==> flow/design.v <==
module flipflop(clk,en,rst,i_xdirpal,i_ydirpal,i_xnav,i_ynav,i_xpal,i_ypal,i_bri1,i_bri2,i_bri3, i_bri4,i_bri5,i_bri6,i_bri7, i_bri8,
				i_bri9, i_bri10,o_bri1,o_bri2,o_bri3, o_bri4,o_bri5,o_bri6,o_bri7, o_bri8, o_bri9, o_bri10,
				i_life, o_life, i_brick, o_brick, i_red1, i_red2, i_red3, i_red4, i_blue5, i_blue6, i_blue7, o_red1,o_red2,o_red3,o_red4,
				o_blue5, o_blue6, o_blue7,o_xdirpal,o_ydirpal,o_xnav,o_ynav,o_xpal,o_ypal
);
input clk,en,rst;
input i_xdirpal, i_ydirpal;
input [9:0] i_xnav,i_ynav,i_xpal,i_ypal;
input i_bri1,i_bri2,i_bri3, i_bri4,i_bri5,i_bri6,i_bri7, i_bri8,i_bri9,i_bri10 ;
output reg [9:0] o_xnav,o_ynav,o_xpal,o_ypal;
output reg  o_xdirpal,o_ydirpal;
output reg o_bri1,o_bri2,o_bri3, o_bri4,o_bri5,o_bri6,o_bri7, o_bri8, o_bri9, o_bri10; 
output reg [1:0] o_life;
output reg [3:0] o_brick;
input [1:0]  i_life;
input [3:0]  i_brick;
input [1:0] i_red1, i_red2, i_red3, i_red4;
input[1:0] i_blue5, i_blue6, i_blue7;
output reg [1:0]  o_red1,o_red2,o_red3,o_red4;
output reg [1:0]   o_blue5, o_blue6, o_blue7;
parameter IX_NAV = 10'd 320;	 
parameter IY_NAV = 10'd 470;
parameter IX_PAL = 10'd 320;	 
parameter IY_PAL = 10'd 450;
parameter VITE = 2'd 3;
parameter BLOCCHI = 4'd 10;
parameter RED = 2'd 3;
parameter BLUE = 2'd 2;
always@(posedge clk)
	if(rst) begin							 
				o_bri1<=1'b1;
				o_bri2<=1'b1;
				o_bri3<=1'b1;
				o_bri4<=1'b1;
				o_bri5<=1'b1;
				o_bri6<=1'b1;
				o_bri7<=1'b1;
				o_bri8<=1'b1;
				o_bri9<=1'b1;
				o_bri10<=1'b1;
				o_xdirpal<=1'b0;
				o_xnav<=IX_NAV;
				o_xpal<=IX_PAL;
				o_ydirpal<=1'b0;
				o_ynav<=IY_NAV;
				o_ypal<=IY_PAL;				
				o_life<=VITE;
				o_brick<=BLOCCHI;
				o_blue5<=BLUE;
				o_blue6<=BLUE;
				o_blue7<=BLUE;
				o_red1<=RED;
				o_red2<=RED;
				o_red3<=RED;
				o_red4<=RED;
			end
	else if(en) begin							 
				o_bri1<=i_bri1;
				o_bri2<=i_bri2;
				o_bri3<=i_bri3;
				o_bri4<=i_bri4;
				o_bri5<=i_bri5;
				o_bri6<=i_bri6;
				o_bri7<=i_bri7;
				o_bri8<=i_bri8;
				o_bri9<=i_bri9;
				o_bri10<=i_bri10;
				o_xdirpal<=i_xdirpal;
				o_xnav<=i_xnav;
				o_xpal<=i_xpal;
				o_ydirpal<=i_ydirpal;
				o_ynav<=i_ynav;
				o_ypal<=i_ypal;
				o_life<=i_life;
				o_brick<=i_brick;
				o_blue5<=i_blue5;
				o_blue6<=i_blue6;
				o_blue7<=i_blue7;
				o_red1<=i_red1;
				o_red2<=i_red2;
				o_red3<=i_red3;
				o_red4<=i_red4;
			end
endmodule
module gioco(
	i_ani_stb,														 
	i_clk,															 
	i_rst,															 
	i_animate,														 
	i_dx, 															 
	i_sx,																 
	i_start,															 
	o_x1_pal, o_x2_pal,											 
	o_y1_pal, o_y2_pal,
	o_x1_nav, o_x2_nav,											 
	o_y1_nav, o_y2_nav,
	bri1,bri2,bri3,bri4,bri5,bri6,bri7,bri8,bri9,bri10, 
	ok, ko,															 
	ff_life															 
);
input i_ani_stb, i_clk, i_rst, i_animate, i_dx, i_sx, i_start;
output [9:0] o_x1_pal, o_x2_pal, o_y1_pal, o_y2_pal, o_x1_nav, o_x2_nav, o_y1_nav, o_y2_nav;
output reg bri1,bri2,bri3,bri4,bri5,bri6,bri7,bri8,bri9,bri10;
output reg ok,ko;												
output [1:0] ff_life;
wire ff_bri1, ff_bri2, ff_bri3, ff_bri4,ff_bri5, ff_bri6, ff_bri7, ff_bri8,ff_bri9, ff_bri10;
wire [9:0] ff_x_nav,ff_y_nav,ff_x_pal,ff_y_pal;	
wire ff_x_dirpal,ff_y_dirpal;							
wire [3:0] ff_brick;
wire [1:0] ff_red1,ff_red2,ff_red3,ff_red4;
wire [1:0] ff_blue5,ff_blue6,ff_blue7;
parameter H_SIZE_BRI = 10'd 32;					 
parameter L_SIZE_BRI = 10'd 10; 					 
parameter H_SIZE_NAV = 10'd 32; 					 
parameter L_SIZE_NAV = 10'd 3;  					 
parameter IX_NAV = 10'd 320;						 
parameter IY_NAV = 10'd 470;						 
parameter D_WIDTH = 10'd 640; 				 	 
parameter D_HEIGHT = 10'd 480;					 
parameter H_SIZE_PAL = 10'd 2;					 
parameter IX_PAL = 10'd 320;						 
parameter IY_PAL = 10'd 460;						 
parameter VITE = 2'd 3;								 
parameter BLOCCHI = 4'd 10;						 
parameter ROSSO = 2'd 3;							 
parameter BLU = 2'd 2;								 
parameter wait1=4'b 0000;							 
parameter s0=4'b 0001;
parameter val=4'b 0010;
parameter win=4'b 0100;
parameter go=4'b 1000;
reg [3:0] snext,sreg;								
reg[9:0] x_nav;										 
reg[9:0] y_nav;										 
reg[9:0] x_pal;										 
reg[9:0] y_pal;										 
reg x_dir_pal;											 
reg y_dir_pal;											 
reg [1:0] life;										
reg [3:0] brick;
reg [1:0] red1,red2,red3,red4;
reg [1:0] blue5,blue6,blue7;
assign o_x1_nav = x_nav - H_SIZE_NAV;   
assign o_x2_nav = x_nav + H_SIZE_NAV;   
assign o_y1_nav = y_nav -L_SIZE_NAV; 	 
assign o_y2_nav = y_nav + L_SIZE_NAV;   
assign o_x1_pal = x_pal - H_SIZE_PAL;	 
assign o_x2_pal = x_pal + H_SIZE_PAL;	 
assign o_y1_pal = y_pal -H_SIZE_PAL;	 
assign o_y2_pal = y_pal + H_SIZE_PAL;	 
flipflop ff(									 
	.clk(i_clk),						
	.en(i_ani_stb),
	.rst(i_rst),
	.i_xdirpal(x_dir_pal),			
	.i_ydirpal(y_dir_pal),
	.i_xnav(x_nav),
	.i_ynav(y_nav),
	.i_xpal(x_pal),
	.i_ypal(y_pal),
	.i_bri1(bri1),
	.i_bri2(bri2),
	.i_bri3(bri3),
	.i_bri4(bri4),
	.i_bri5(bri5),
	.i_bri6(bri6),
	.i_bri7(bri7),
	.i_bri8(bri8),
	.i_bri9(bri9),
	.i_bri10(bri10),
	.i_life(life),
	.i_brick(brick),
	.i_red1(red1),
	.i_red2(red2),
	.i_red3(red3),
	.i_red4(red4),
	.i_blue5(blue5),
	.i_blue6(blue6),
	.i_blue7(blue7),
	.o_xdirpal(ff_x_dirpal),		 
	.o_ydirpal(ff_y_dirpal),
	.o_xnav(ff_x_nav),
	.o_ynav(ff_y_nav),
	.o_xpal(ff_x_pal),
	.o_ypal(ff_y_pal),
	.o_bri1(ff_bri1),
	.o_bri2(ff_bri2),
	.o_bri3(ff_bri3),
	.o_bri4(ff_bri4),
	.o_bri5(ff_bri5),
	.o_bri6(ff_bri6),
	.o_bri7(ff_bri7),
	.o_bri8(ff_bri8),
	.o_bri9(ff_bri9),
	.o_bri10(ff_bri10),
	.o_life(ff_life),
	.o_brick(ff_brick),
	.o_red1(ff_red1),
	.o_red2(ff_red2),
	.o_red3(ff_red3),
	.o_red4(ff_red4),
	.o_blue5(ff_blue5),
	.o_blue6(ff_blue6),
	.o_blue7(ff_blue7)
);
always@(posedge i_clk)				 
		if(i_rst)						 
			sreg<=wait1;
		else if(i_ani_stb) sreg<=snext;
always@(*)								 
		case(sreg)
			wait1:if(!i_start) snext=s0;							 
					else snext=wait1;
			s0:   if(i_animate&&i_ani_stb) snext=val; 		 
					else snext=s0;
			val:															 
				 if(!ff_life)
					snext=go;
				 else if(!ff_brick)
					snext=win;
				 else if(!(i_animate&&i_ani_stb))
						snext=s0;
				 else snext = val;
			win: if(!i_start) snext=wait1;						 
				  else snext=win;
			go:  if(!i_start) snext=wait1;						 
				  else snext=go;
			default: snext=wait1;
		endcase
always@(*)								 
	begin
		x_dir_pal=0;					 
		y_dir_pal=0;
		x_nav=IX_NAV;
		y_nav=IY_NAV;
		x_pal=IX_PAL;
		y_pal=IY_PAL;
		bri1=1;
		bri2=1;
		bri3=1;
		bri4=1;
		bri5=1;
		bri6=1;
		bri7=1;
		bri8=1;
		bri9=1;
		bri10=1;
		life=VITE;
		brick=BLOCCHI;
		ok=0;
		ko=0;
		red1=ROSSO;
		red2=ROSSO;
		red3=ROSSO;
		red4=ROSSO;
		blue5=BLU;
		blue6=BLU;
		blue7=BLU;
		case(sreg)
			wait1:				
				begin
					x_dir_pal=0;		
					y_dir_pal=0;
					x_nav=IX_NAV;
					y_nav=IY_NAV;
					x_pal=IX_PAL;
					y_pal=IY_PAL;
				   bri1=1;
					bri2=1;
					bri3=1;
					bri4=1;
					bri5=1;
					bri6=1;
					bri7=1;
					bri8=1;
					bri9=1;
					bri10=1;
					life=VITE;
					brick=BLOCCHI;
					red1=ROSSO;
					red2=ROSSO;
					red3=ROSSO;
					red4=ROSSO;
					blue5=BLU;
					blue6=BLU;
					blue7=BLU;
				end
		val: 
			begin
				x_dir_pal=ff_x_dirpal;						
				y_dir_pal=ff_y_dirpal;
				x_nav=ff_x_nav;
				y_nav=ff_y_nav;
				x_pal=ff_x_pal;
				y_pal=ff_y_pal;
				bri1=ff_bri1;
				bri2=ff_bri2;
				bri3=ff_bri3;
				bri4=ff_bri4;
				bri5=ff_bri5;
				bri6=ff_bri6;
				bri7=ff_bri7;
				bri8=ff_bri8;
				bri9=ff_bri9;
				bri10=ff_bri10;
				life=ff_life;
				brick=ff_brick;
				red1=ff_red1;
				red2=ff_red2;
				red3=ff_red3;
				red4=ff_red4;
				blue5=ff_blue5;
				blue6=ff_blue6;
				blue7=ff_blue7;
				x_pal = (x_dir_pal) ? x_pal + 10'd 2 : x_pal - 10'd 2;  		
				y_pal = (y_dir_pal) ? y_pal + 10'd 2 : y_pal - 10'd 2;
				if (i_sx==1 && i_dx==0)										 
					begin															 
					x_nav =x_nav+10'd 3;										 
						if (x_nav >= (D_WIDTH-H_SIZE_NAV-12'd 1))		 
							x_nav = (D_WIDTH-H_SIZE_NAV-10'd 1);		 
					end
				else if(i_dx==1 && i_sx ==0)								 
					begin
					x_nav = x_nav - 10'd 3;									 
						if (x_nav <= H_SIZE_NAV+12'd 1)					 
							x_nav = H_SIZE_NAV + 10'd 1;					 
					end
						else 
							x_nav=x_nav;										 
				if((y_pal <= 73)&&(y_pal >= 71))
				begin
					if((x_pal >= 140)&&(x_pal <=202)&&bri1)  
						begin
							y_dir_pal =1;  
							red1=red1-2'd 1;
							if(!red1)
								begin
									brick = brick -4'd 1;
									bri1= 1'd 0;
								end
						end
					if((x_pal >= 232)&&(x_pal <=296)&&bri2)  
						begin
							y_dir_pal =1;  
							red2=red2-2'd 1;
							if(!red2)
								begin
									brick = brick -4'd 1;	
									bri2= 1'd 0;
								end
						end
				if((x_pal >=346)&&(x_pal <=410)&&bri3)  
					begin
						y_dir_pal =1;  
						red3=red3-2'd 1;
						if(!red3)
							begin
								brick = brick -4'd 1;
								bri3= 1'd 0;
							end
					end
				if((x_pal >= 440)&&(x_pal <=504)&&bri4)  
					begin
						y_dir_pal =1;  
						red4=red4-2'd 1;
						if(!red4)
							begin
								brick = brick -4'd 1;
								bri4=1'd 0;
							end
					end
			end
	if((y_pal <= 123)&&(y_pal >= 121))
			begin
			if((x_pal >= 184)&&(x_pal <=248)&&bri5)  
					begin
					y_dir_pal =1;  
					blue5=blue5-2'd 1;
					if(!blue5)
					begin
						brick = brick -4'd 1;	
						bri5= 1'd 0;
					end
					end
				if((x_pal >= 288)&&(x_pal <=352)&&bri6)  
					begin
					y_dir_pal =1;  
					blue6=blue6-2'd 1;
					if(!blue6)
						begin	
							brick = brick -4'd 1;	
							bri6=1'd 0;
						end
					end	
				if((x_pal >= 392)&&(x_pal <=456)&&bri7)  
					begin
					y_dir_pal =1;  
					blue7=blue7-2'd 1;
					if(!blue7)
					begin
					brick = brick -4'd 1;	
					bri7= 1'd 0;
					end
					end
			end
		if((y_pal <= 173)&&(y_pal >= 171))
		begin 	if((x_pal >= 232)&&(x_pal <=296)&&bri8)  
					begin
					y_dir_pal =1;  
					bri8= 1'd 0;
				brick = brick -4'd 1;	
					end
				if((x_pal >= 346)&&(x_pal <=410)&&bri9)  
					begin
					y_dir_pal =1;  
					bri9= 1'd 0;
				brick = brick -4'd 1;	
					end
			end
			if((y_pal <= 203)&&(y_pal >= 201)&&bri10)
			begin
			if((x_pal >= 288)&&(x_pal <=352))  
					begin
					y_dir_pal =1;  
					bri10= 1'd 0;	
					brick = brick -4'd 1;
					end		
			end
			if((y_pal<=70)&&(y_pal>=50))
			begin
			if((x_pal<=205)&&(x_pal>=203)&&bri1)
					begin
						x_dir_pal=1;	 
						red1=red1-2'd 1;
						if(!red1)
						begin
						bri1=1'd 0;	
						brick = brick -4'd 1;
						end
					end
			if((x_pal<=205)&&(x_pal>=203)&&bri2)
					begin
						x_dir_pal=1;	 
						red2=red2-2'd 1;
						if(!red2)
						begin
						bri2=1'd 0;
					brick = brick -4'd 1;	
					end
					end
			if((x_pal<=413)&&(x_pal>=411)&&bri3)
						begin
							x_dir_pal=1;	 
						red3=red3-2'd 1;
					if(!red3)	begin	bri3=1'd 0;	
							brick = brick -4'd 1;
						end
						end
			if((x_pal<=507)&&(x_pal>=505)&&bri4)
						begin
							x_dir_pal=1;	 
							red4=red4-2'd 1;
							if(!red4)
							begin
							bri4=1'd 0;	
							brick = brick -4'd 1;
							end
						end
if((x_pal>=135)&&(x_pal<=137)&&bri1)
						begin
							x_dir_pal=0;	 
							red1=red1-2'd 1;
							if(!red1)
							begin
							bri1=1'd 0;	
							brick = brick -4'd 1;
							end
							end
			if((x_pal>=229)&&(x_pal<=231)&&bri2)
						begin
							x_dir_pal=0;	 
							red2=red2-2'd 1;
							if(!red2)
							begin
							bri2=1'd 0;	
							brick = brick -4'd 1;
							end
						end
			if((x_pal>=343)&&(x_pal<=345)&&bri3)
						begin
							x_dir_pal=0;	 
							red3=red3-2'd 1;
							if(!red3)
							begin
							bri3=1'd 0;	
							brick = brick -4'd 1;
							end
						end
			if((x_pal>=437)&&(x_pal<=439)&&bri4)
						begin
							x_dir_pal=0;	 
							red4=red4-2'd 1;
							if(!red4)
							begin
							bri4=1'd 0;	
							brick = brick -4'd 1;
							end
						end
				end
	if((y_pal<=120)&&(y_pal>=100))	
		begin
		if((x_pal<=251)&&(x_pal>=249)&&bri5)
						begin
							x_dir_pal=1;	 
							blue5=blue5-2'd 1;
							if(!blue5)
							begin 
							bri5=1'd 0;	
							brick = brick -4'd 1;
							end
							end
			if((x_pal<=355)&&(x_pal>=353)&&bri6)	 
						begin
							x_dir_pal=1;	 
							blue6=blue6-2'd 1;
							if(!blue6)
							begin
							bri6=1'd 0;	
							brick = brick -4'd 1;
							end
					end
			if((x_pal<=459)&&(x_pal>=457)&&bri7)	 
						begin
							x_dir_pal=1;	 
							blue7=blue7-2'd 1;
							if(!blue7)
							begin
							bri7=1'd 0;	
							brick = brick -4'd 1;
							end
						end
	if((x_pal>=181)&&(x_pal<=183)&&bri5)
						begin
							x_dir_pal=0;	 
							blue5=blue5-2'd 1;
							if(!blue5)
							begin
							bri5=1'd 0;	
							brick = brick -4'd 1;
							end
						end
			if((x_pal>=285)&&(x_pal<=287)&&bri6)
						begin
							x_dir_pal=0;	 
							blue6=blue6-2'd 1;
							if(!blue6)
							begin
							bri6=1'd 0;	
							brick = brick -4'd 1;
							end
						end	
			if((x_pal>=389)&&(x_pal<=391)&&bri7)
						begin
							x_dir_pal=0;	 
							blue7=blue7-2'd 1;
							if(!blue7)
							begin
							bri7=1'd 0;				
							brick = brick -4'd 1;
							end
						end	
	end
			if((y_pal<=170)&&(y_pal>=150))
			begin
			if((x_pal<=299)&&(x_pal>=297)&&bri8)
						begin
							x_dir_pal=1;	 
							bri8=1'd 0;	
							brick = brick -4'd 1;
						end	
			if((x_pal<=349)&&(x_pal>=347)&&bri9)	 
						begin
							x_dir_pal=1;	 
							bri9=1'd 0;	
							brick = brick -4'd 1;
						end
if((x_pal>=229)&&(x_pal<=231)&&bri8)	 
						begin
							x_dir_pal=0;	 
							bri8=1'd 0;	
							brick = brick -4'd 1;
						end
			if((x_pal>=343)&&(x_pal<=345)&&bri9)	 
						begin
							x_dir_pal=0;	 
							bri9=1'd 0;	
							brick = brick -4'd 1;
						end	
	end
					if((y_pal<=220)&&(y_pal>=200)&&bri10)	 
				begin	
				if((x_pal<=355)&&(x_pal>=353))
				begin
							x_dir_pal=1;	 
							bri10=1'd 0;	
							brick = brick -4'd 1;
						end			
			if((x_pal>=285)&&(x_pal<=287)) 
			begin
							x_dir_pal=0;	 
							bri10=1'd 0;
							brick = brick -4'd 1;	
						end	
			end	
			if((y_pal>=47)&&(y_pal<=49))
		begin	
			if((x_pal >= 138)&&(x_pal <=202)&&bri1)  
					begin
						y_dir_pal = 0;  
						red1=red1-2'd 1;
						if(!red1)
						begin
						bri1 = 1'd 0; 
						brick = brick -4'd 1;
						end
						end
				if((x_pal >= 232)&&(x_pal <=296)&&bri2)  
					begin
						y_dir_pal = 0;  
						red2=red2-2'd 1;
						if(!red2)
						begin
						bri2 =  1'd 0; 
						brick = brick -4'd 1;
						end
					end
				if((x_pal >= 346)&&(x_pal <=410)&&bri3)  
					begin
						y_dir_pal = 0;  
						red3=red3-2'd 1;
						if(!red3)
						begin
						bri3 =  1'd 0;
						brick = brick -4'd 1;	
						end
					end
				if((x_pal >= 440)&&(x_pal <=504)&&bri4)  
					begin
						y_dir_pal = 0;  
						red4=red4-2'd 1;
						if(!red4)
						begin
						bri4 =  1'd 0;
						brick = brick -4'd 1;	
						end
					end	
	end	
		if((y_pal>=97)&&(y_pal<=99))
			begin
			if((x_pal >= 184)&&(x_pal <=248)&&bri5)  
					begin
						y_dir_pal = 0;  
						blue5=blue5-2'd 1;
						if(!blue5)
						begin
						bri5 =  1'd 0;
						brick = brick -4'd 1;	
						end
					end	
				if((x_pal >= 288)&&(x_pal <=352)&&bri6)  
					begin
						y_dir_pal = 0;  
						blue6=blue6-2'd 1;
						if(!blue6)
						begin
						bri6 =  1'd 0; 
						brick = brick -4'd 1;
						end
					end	
				if((x_pal >= 392)&&(x_pal <=456)&&bri7)  
					begin
						y_dir_pal = 0;  
						blue7=blue7-2'd 1;
						if(!blue7)
						begin
						bri7 =  1'd 0; 
						brick = brick -4'd 1;
						end
					end
			end
			if((y_pal>=147)&&(y_pal<=149))
		begin 
			if((x_pal >= 232)&&(x_pal <=296)&&bri8)  
					begin
						y_dir_pal = 0;  
						bri8 =  1'd 0;
						brick = brick -4'd 1;	
					end
				if((x_pal >=346)&&(x_pal <=410)&&bri9)  
					begin
						y_dir_pal = 0;  
						bri9 =  1'd 0;
						brick = brick -4'd 1;	
					end	
			end
			if((y_pal>=197)&&(y_pal<=199))
				if((x_pal >= 288)&&(x_pal <=352)&&bri10)  
					begin
						y_dir_pal = 0;  
						bri10 =  1'd 0;
						brick = brick -4'd 1;	
					end
			if(x_pal <= H_SIZE_PAL+1)					 
				x_dir_pal=1;							 
			if(x_pal >= (D_WIDTH-H_SIZE_PAL-1))			 
				x_dir_pal = 0;							 
			if (y_pal <= H_SIZE_PAL + 1)		 
				y_dir_pal = 1;				 
			if (y_pal>=463)								
				if ((x_pal >= x_nav-H_SIZE_NAV)&&(x_pal <= x_nav + H_SIZE_NAV))	 
					y_dir_pal = 0;							 
				else 
					begin								
						life=life-2'b01;
						x_pal = IX_PAL;
						y_pal = IY_PAL;
						x_nav = IX_NAV;
					end
		end
		s0:
			begin
				x_dir_pal=ff_x_dirpal;						 
				y_dir_pal=ff_y_dirpal;
				x_nav=ff_x_nav;
				y_nav=ff_y_nav;
				x_pal=ff_x_pal;
				y_pal=ff_y_pal;
				bri1=ff_bri1;
				bri2=ff_bri2;
				bri3=ff_bri3;
				bri4=ff_bri4;
				bri5=ff_bri5;
				bri6=ff_bri6;
				bri7=ff_bri7;
				bri8=ff_bri8;
				bri9=ff_bri9;
				bri10=ff_bri10;
				life=ff_life;
				brick=ff_brick;
				red1=ff_red1;
				red2=ff_red2;
				red3=ff_red3;
				red4=ff_red4;
				blue5=ff_blue5;
				blue6=ff_blue6;
				blue7=ff_blue7;
			end
		win:begin
					ok=1;
			 end
		go:begin
					ko=1;
			end
	   default:
			begin
				x_dir_pal=0;
				y_dir_pal=0;
				x_nav=IX_NAV;
				y_nav=IY_NAV;
				x_pal=IX_PAL;
				y_pal=IY_PAL;
				bri1=1;
				bri2=1;
				bri3=1;
				bri4=1;
				bri5=1;
				bri6=1;
				bri7=1;
				bri8=1;
				bri9=1;
				bri10=1;
				life=VITE;
				brick=BLOCCHI;
				ok=0;
				ko=0;
				red1=ROSSO;
				red2=ROSSO;
				red3=ROSSO;
				red4=ROSSO;
				blue5=BLU;
				blue6=BLU;
				blue7=BLU;
			end
		endcase
end			
endmodule
# Reports on gioco
# Tool output for the design above, in the order of the flow.
# Line numbers count from 1 in the design file above.
# Library cell names are shortened.
# A cell with -- has no value.
# inputs
design	gioco
clock_port	i_clk
library	sky130hd
pvt_corner	tt_025C_1v80

# After elaboration
# Yosys after proc, flatten, opt, wreduce and memory -nomap, before mapping. Memory bits, and registers merged into a memory's read port (data or address), are not among the register bits. Print and check cells are not counted. Equal cells are merged and count once.
# classes
addsub	85
compare	77
eq_ne	6
n_mux	468
bitwise	3
n_reduce_logical	112
# ops
op	count
4-bit 2-to-1 mux	150
1-bit 2-to-1 mux	198
4-bit by 1-bit subtractor with 4-bit output (second input constant)	40
2-bit 2-to-1 mux	80
10-bit by 8-bit >= comparator with 1-bit output (second input constant)	15
10-bit by 9-bit >= comparator with 1-bit output (second input constant)	15
10-bit by 9-bit <= comparator with 1-bit output (second input constant)	15
10-bit 2-to-1 mux	14
10-bit by 8-bit <= comparator with 1-bit output (second input constant)	13
1-bit logical AND	78
10-bit by 2-bit adder with 10-bit output (second input constant)	6
10-bit by 2-bit subtractor with 10-bit output (second input constant)	6
10-bit case mux with 2-bit select	3
2-bit by 1-bit subtractor with 2-bit output (second input constant)	29
2-bit zero test	29
10-bit by 7-bit <= comparator with 1-bit output (second input constant)	5
10-bit by 7-bit >= comparator with 1-bit output (second input constant)	4
2-bit case mux with 2-bit select	8
1-bit case mux with 2-bit select	12
10-bit >= comparator (second input constant)	2
10-bit by 2-bit <= comparator with 1-bit output (second input constant)	2
10-bit by 6-bit adder with 10-bit output (second input constant)	2
10-bit by 6-bit subtractor with 10-bit output (second input constant)	2
10-bit by 6-bit >= comparator with 1-bit output (second input constant)	2
10-bit by 6-bit <= comparator with 1-bit output (second input constant)	2
4-bit case mux with 5-bit select	1
10-bit >= comparator	1
10-bit <= comparator	1
# Not listed: further kinds 12, cells in them 16.
# bits
reg_bits	76
input_bits	7
output_inout_bits	94
word_cells	777

# Longest topological paths
# Longest topological path by Yosys (ltp), each cell counted once; first at word level (registers and memories cut), then after technology mapping (sequential cells cut; the memories' decode and read muxes count).
# depth
ltp_word	191
ABC_AREA	0
mapped_depth	93
ltp_nobuf	90

# Netlist
# The flow's flattened synthesis, as Yosys stat reports it; memories are mapped. The netlist is that of the ABC_AREA named above (0 if unset); the other value can give another one.
# mapped
mapped_cells	2002
area_mm2	0.0138395
sequential_area_mm2	0.0015415
ffs	77
n_buf	120
# types
cell_type	count	area_total_um2
dfxtp_1	77	1.54E+03
ha_1	109	1.36E+03
xnor2_1	104	910.874
nand2_1	208	780.749
nor2_1	203	761.981
o21ai_0	125	625.6
xor2_1	63	551.779
a21oi_1	91	455.437
nand3_1	89	445.427
inv_1	95	356.592
nor3_1	64	320.307
clkbuf_1	81	304.042
and3_1	40	250.24
mux2i_1	22	220.211
a31oi_1	34	212.704
nand4_1	34	212.704
and2_1	33	206.448
a211oi_1	27	202.694
# Not listed: further types 89, cells in them 503.
# The figures by module come from a second, unflattened synthesis with its own total; it is not the netlist above.
# unflattened
cells_unflattened	1894
area_unflattened_mm2	0.0136656
# Each row is one instance without its submodules.
# by_module
module	instances	n_cells	mod_area_mm2	seq_area_mm2
gioco	1	1658	0.0110006	0.0001001
flipflop	1	236	0.0026651	0.0014414

# Timing after synthesis
# OpenSTA on the mapped netlist: ideal clock, no wires. The path of least setup slack (recovery checks aside). Input and output delay are each 20% of the period. Register names are those of the netlist, which keeps one name where synthesis merged equal registers.
# synth_path
path_kind	flip-flop to flip-flop
startpoint	register ff.o_xpal[1]
endpoint	register ff.o_brick[3]
clock_period_ns	24.0
setup_ns	0.125
t_first_pin_ns	0.000
arrival_time_ns	17.797
t_required_ns	23.875
slack_ns	6.078
path_delay_ns	17.922
driving_pins	92
n_path_buf	2
synth_period_reached_ns	17.922
# "path_delay_ns" = arrival - input delay + setup time.
# "driving_pins": output pins that drive a net of the path, with the launching flip-flop's if there is one; two outputs of one cell count as two.
# "synth_period_reached_ns" is the clock period less the worst setup slack; recovery checks do not enter. This is arithmetic on one report: input and output delays are still those of the set period (20% each).
# The rows between start and end are the longest chain of elaborated cells between them; the timing report does not say that the signal goes this way. Where chains are equally long, one stands for them.
# A line is the first line of the expression or statement that the cell stems from. Yosys adds cells for indexed reads and writes and turns some case tables into memories.
# synth_between
path_cell_list	dfxtp_1 -> inv_1 -> fa_1 -> nand2b_1 -> a21o_1 -> and3_1 -> buf_4 -> nor2_2 -> inv_2 -> buf_2 -> and4_1 -> a22oi_1 -> o211a_1 -> nor2_1 -> ha_1 -> o21ai_0 -> o21ai_0 -> ha_1 -> (+56 left out) -> o22ai_1 -> a31oi_1 -> ha_1 -> o21bai_1 -> a21oi_1 -> ha_1 -> a21oi_1 -> a21oi_1 -> xor2_1 -> xnor2_1 -> o21a_1 -> or3_1 -> a211oi_2 -> nor3_1 -> or3_1 -> a22o_1 -> and3_1 -> o41a_1
elab_chain_len	191
cone_cells	502
classes_between	add/sub (62); compare (45); mux (313); reduce/logical (82)
# synth_rtl
item	line_no	text
start, declared	10	output reg [9:0] o_xnav,o_ynav,o_xpal,o_ypal;
start, assigned	43	o_xpal<=IX_PAL;
start, assigned	70	o_xpal<=i_xpal;
10-bit by 2-bit subtractor with 10-bit output	315	x_pal = (x_dir_pal) ? x_pal + 10'd 2 : x_pal - 10'd 2;
10-bit 2-to-1 mux	315
10-bit by 8-bit >= comparator with 1-bit output	333	if((x_pal >= 140)&&(x_pal <=202)&&bri1)
1-bit logical AND (2 in a row)	333
4-bit 2-to-1 mux	333
4-bit 2-to-1 mux	331	if((y_pal <= 73)&&(y_pal >= 71))
4-bit 2-to-1 mux	259	case(sreg)
(+176 left out)	--
4-bit 2-to-1 mux	700	if((x_pal >=346)&&(x_pal <=410)&&bri9)
4-bit 2-to-1 mux	692	if((y_pal>=147)&&(y_pal<=149))
4-bit 2-to-1 mux	259
4-bit by 1-bit subtractor with 4-bit output	712	brick = brick -4'd 1;
4-bit 2-to-1 mux	708	if((x_pal >= 288)&&(x_pal <=352)&&bri10)
4-bit 2-to-1 mux	707	if((y_pal>=197)&&(y_pal<=199))
4-bit case mux with 2-bit select	259
end, assigned	48	o_brick<=BLOCCHI;
end, assigned	75	o_brick<=i_brick;
end, declared	14	output reg [3:0] o_brick;

# Path in the finished layout
# From the final timing report of flow run A: the path of least setup slack in the routed layout; clock arrival at registers is part of the times.
# layout_path
path_kind	flip-flop to flip-flop
startpoint	register ff.o_xpal[1]
endpoint	register ff.o_brick[3]
clock_period_ns	24.0
setup_ns	0.11
t_first_pin_ns	0.37
arrival_time_ns	21.31
t_required_ns	24.26
slack_ns	2.95
driving_pins	90
n_path_buf	0
# The rows between start and end are the longest chain of elaborated cells between them; the timing report does not say that the signal goes this way. Where chains are equally long, one stands for them.
# layout_between
path_cell_list	dfxtp_1 -> inv_1 -> fa_1 -> nand2b_1 -> a21o_1 -> a311oi_1 -> a31o_2 -> inv_2 -> nor3_1 -> o21ai_1 -> and4_1 -> nor2_1 -> ha_1 -> o21ai_0 -> o21ai_0 -> ha_1 -> mux2_2 -> ha_1 -> (+54 left out) -> o22ai_1 -> a31oi_1 -> ha_1 -> o21bai_1 -> a21oi_1 -> ha_1 -> a21oi_1 -> a21oi_1 -> xor2_1 -> xnor2_1 -> xor2_1 -> nor2_1 -> o2111ai_1 -> o221a_2 -> or3_1 -> a22o_1 -> and3_1 -> o41a_1
elab_chain_len	191
cone_cells	502
classes_between	add/sub (62); compare (45); mux (313); reduce/logical (82)
# layout_rtl
item	line_no	text
start, declared	10	output reg [9:0] o_xnav,o_ynav,o_xpal,o_ypal;
start, assigned	43	o_xpal<=IX_PAL;
start, assigned	70	o_xpal<=i_xpal;
10-bit by 2-bit subtractor with 10-bit output	315	x_pal = (x_dir_pal) ? x_pal + 10'd 2 : x_pal - 10'd 2;
10-bit 2-to-1 mux	315
10-bit by 8-bit >= comparator with 1-bit output	333	if((x_pal >= 140)&&(x_pal <=202)&&bri1)
1-bit logical AND (2 in a row)	333
4-bit 2-to-1 mux	333
4-bit 2-to-1 mux	331	if((y_pal <= 73)&&(y_pal >= 71))
4-bit 2-to-1 mux	259	case(sreg)
(+176 left out)	--
4-bit 2-to-1 mux	700	if((x_pal >=346)&&(x_pal <=410)&&bri9)
4-bit 2-to-1 mux	692	if((y_pal>=147)&&(y_pal<=149))
4-bit 2-to-1 mux	259
4-bit by 1-bit subtractor with 4-bit output	712	brick = brick -4'd 1;
4-bit 2-to-1 mux	708	if((x_pal >= 288)&&(x_pal <=352)&&bri10)
4-bit 2-to-1 mux	707	if((y_pal>=197)&&(y_pal<=199))
4-bit case mux with 2-bit select	259
end, assigned	48	o_brick<=BLOCCHI;
end, assigned	75	o_brick<=i_brick;
end, declared	14	output reg [3:0] o_brick;

Memo
Re: implementation data of gioco

Measured results for gioco: 2 stored runs of the Yosys and OpenROAD flow on sky130hd. The settings differ; the order carries no meaning. The constraints put input and output delay at 20% of the set period each and load the outputs with 0.01 pF.
"achieved_clock_period_ns" means the clock period less the worst setup slack. The figure is calculated, with input and output delays left at 20% of the set period.
"worst_path_allowed_less_slack_ns": the worst setup path's part of the clock period (all of it between registers, 20% less for each end at a port) less its slack. A launch clock that arrives late makes it longer, a capture clock that arrives late makes it shorter.

Flow run A, flow files:
==> flow/run.sh <==
#!/bin/bash
# the make line also repeats the synthesis and layout settings of config.mk as NAME=value (left out here)
make -C /OpenROAD-flow-scripts/flow DESIGN_CONFIG=/design/flow/config.mk WORK_HOME=/design/flow/orfs CLKGATE_MAP_FILE= finish
==> flow/config.mk <==
export PLATFORM = sky130hd
export DESIGN_NAME = gioco
export DESIGN_NICKNAME = gioco
export VERILOG_FILES = /design/flow/design.v
export SDC_FILE = /design/flow/constraint.sdc
export NUM_CORES = 4
export LEC_CHECK = 0
export CAP_MARGIN = 20
export CORE_MARGIN = 2
export CORE_UTILIZATION = 40
export SLEW_MARGIN = 20
==> flow/constraint.sdc <==
create_clock -name core_clock -period 24.0 [get_ports {i_clk}]
set_input_delay 4.8000 -clock core_clock [delete_from_list [all_inputs] [get_ports {i_clk}]]
set_output_delay 4.8000 -clock core_clock [all_outputs]
set_load 0.01 [all_outputs]

==> results of flow run A, as CSV <==
result,value
cell_area_final_mm2,0.0155049
worst_path_allowed_less_slack_ns,21.05
timing.worst_path_kind,"flip-flop to flip-flop"
die_area_mm2,0.0361019
achieved_clock_period_ns,21.048
synthArea_mm2,0.0138395
final_setup_ws_ns,2.952

Flow run B, flow files:
==> flow/run.sh <==
#!/bin/bash
# the make line also repeats the synthesis and layout settings of config.mk as NAME=value (left out here)
make -C /OpenROAD-flow-scripts/flow DESIGN_CONFIG=/design/flow/config.mk WORK_HOME=/design/flow/orfs CLKGATE_MAP_FILE= finish
==> flow/config.mk <==
export PLATFORM = sky130hd
export DESIGN_NAME = gioco
export DESIGN_NICKNAME = gioco
export VERILOG_FILES = /design/flow/design.v
export SDC_FILE = /design/flow/constraint.sdc
export NUM_CORES = 4
export LEC_CHECK = 0
export CAP_MARGIN = 20
export CELL_PAD_IN_SITES_DETAIL_PLACEMENT = 1
export CORE_MARGIN = 2
export CORE_UTILIZATION = 62
export CTS_CLUSTER_SIZE = 21
export MIN_ROUTING_LAYER = met1
export PLACE_DENSITY_LB_ADDON = 0.1
export SETUP_SLACK_MARGIN = 1.92
export SLEW_MARGIN = 20
==> flow/constraint.sdc <==
create_clock -name core_clock -period 15.2 [get_ports {i_clk}]
set_input_delay 3.0400 -clock core_clock [delete_from_list [all_inputs] [get_ports {i_clk}]]
set_output_delay 3.0400 -clock core_clock [all_outputs]
set_load 0.01 [all_outputs]

Flow run B: unfinished; error DPL-0033 in placement
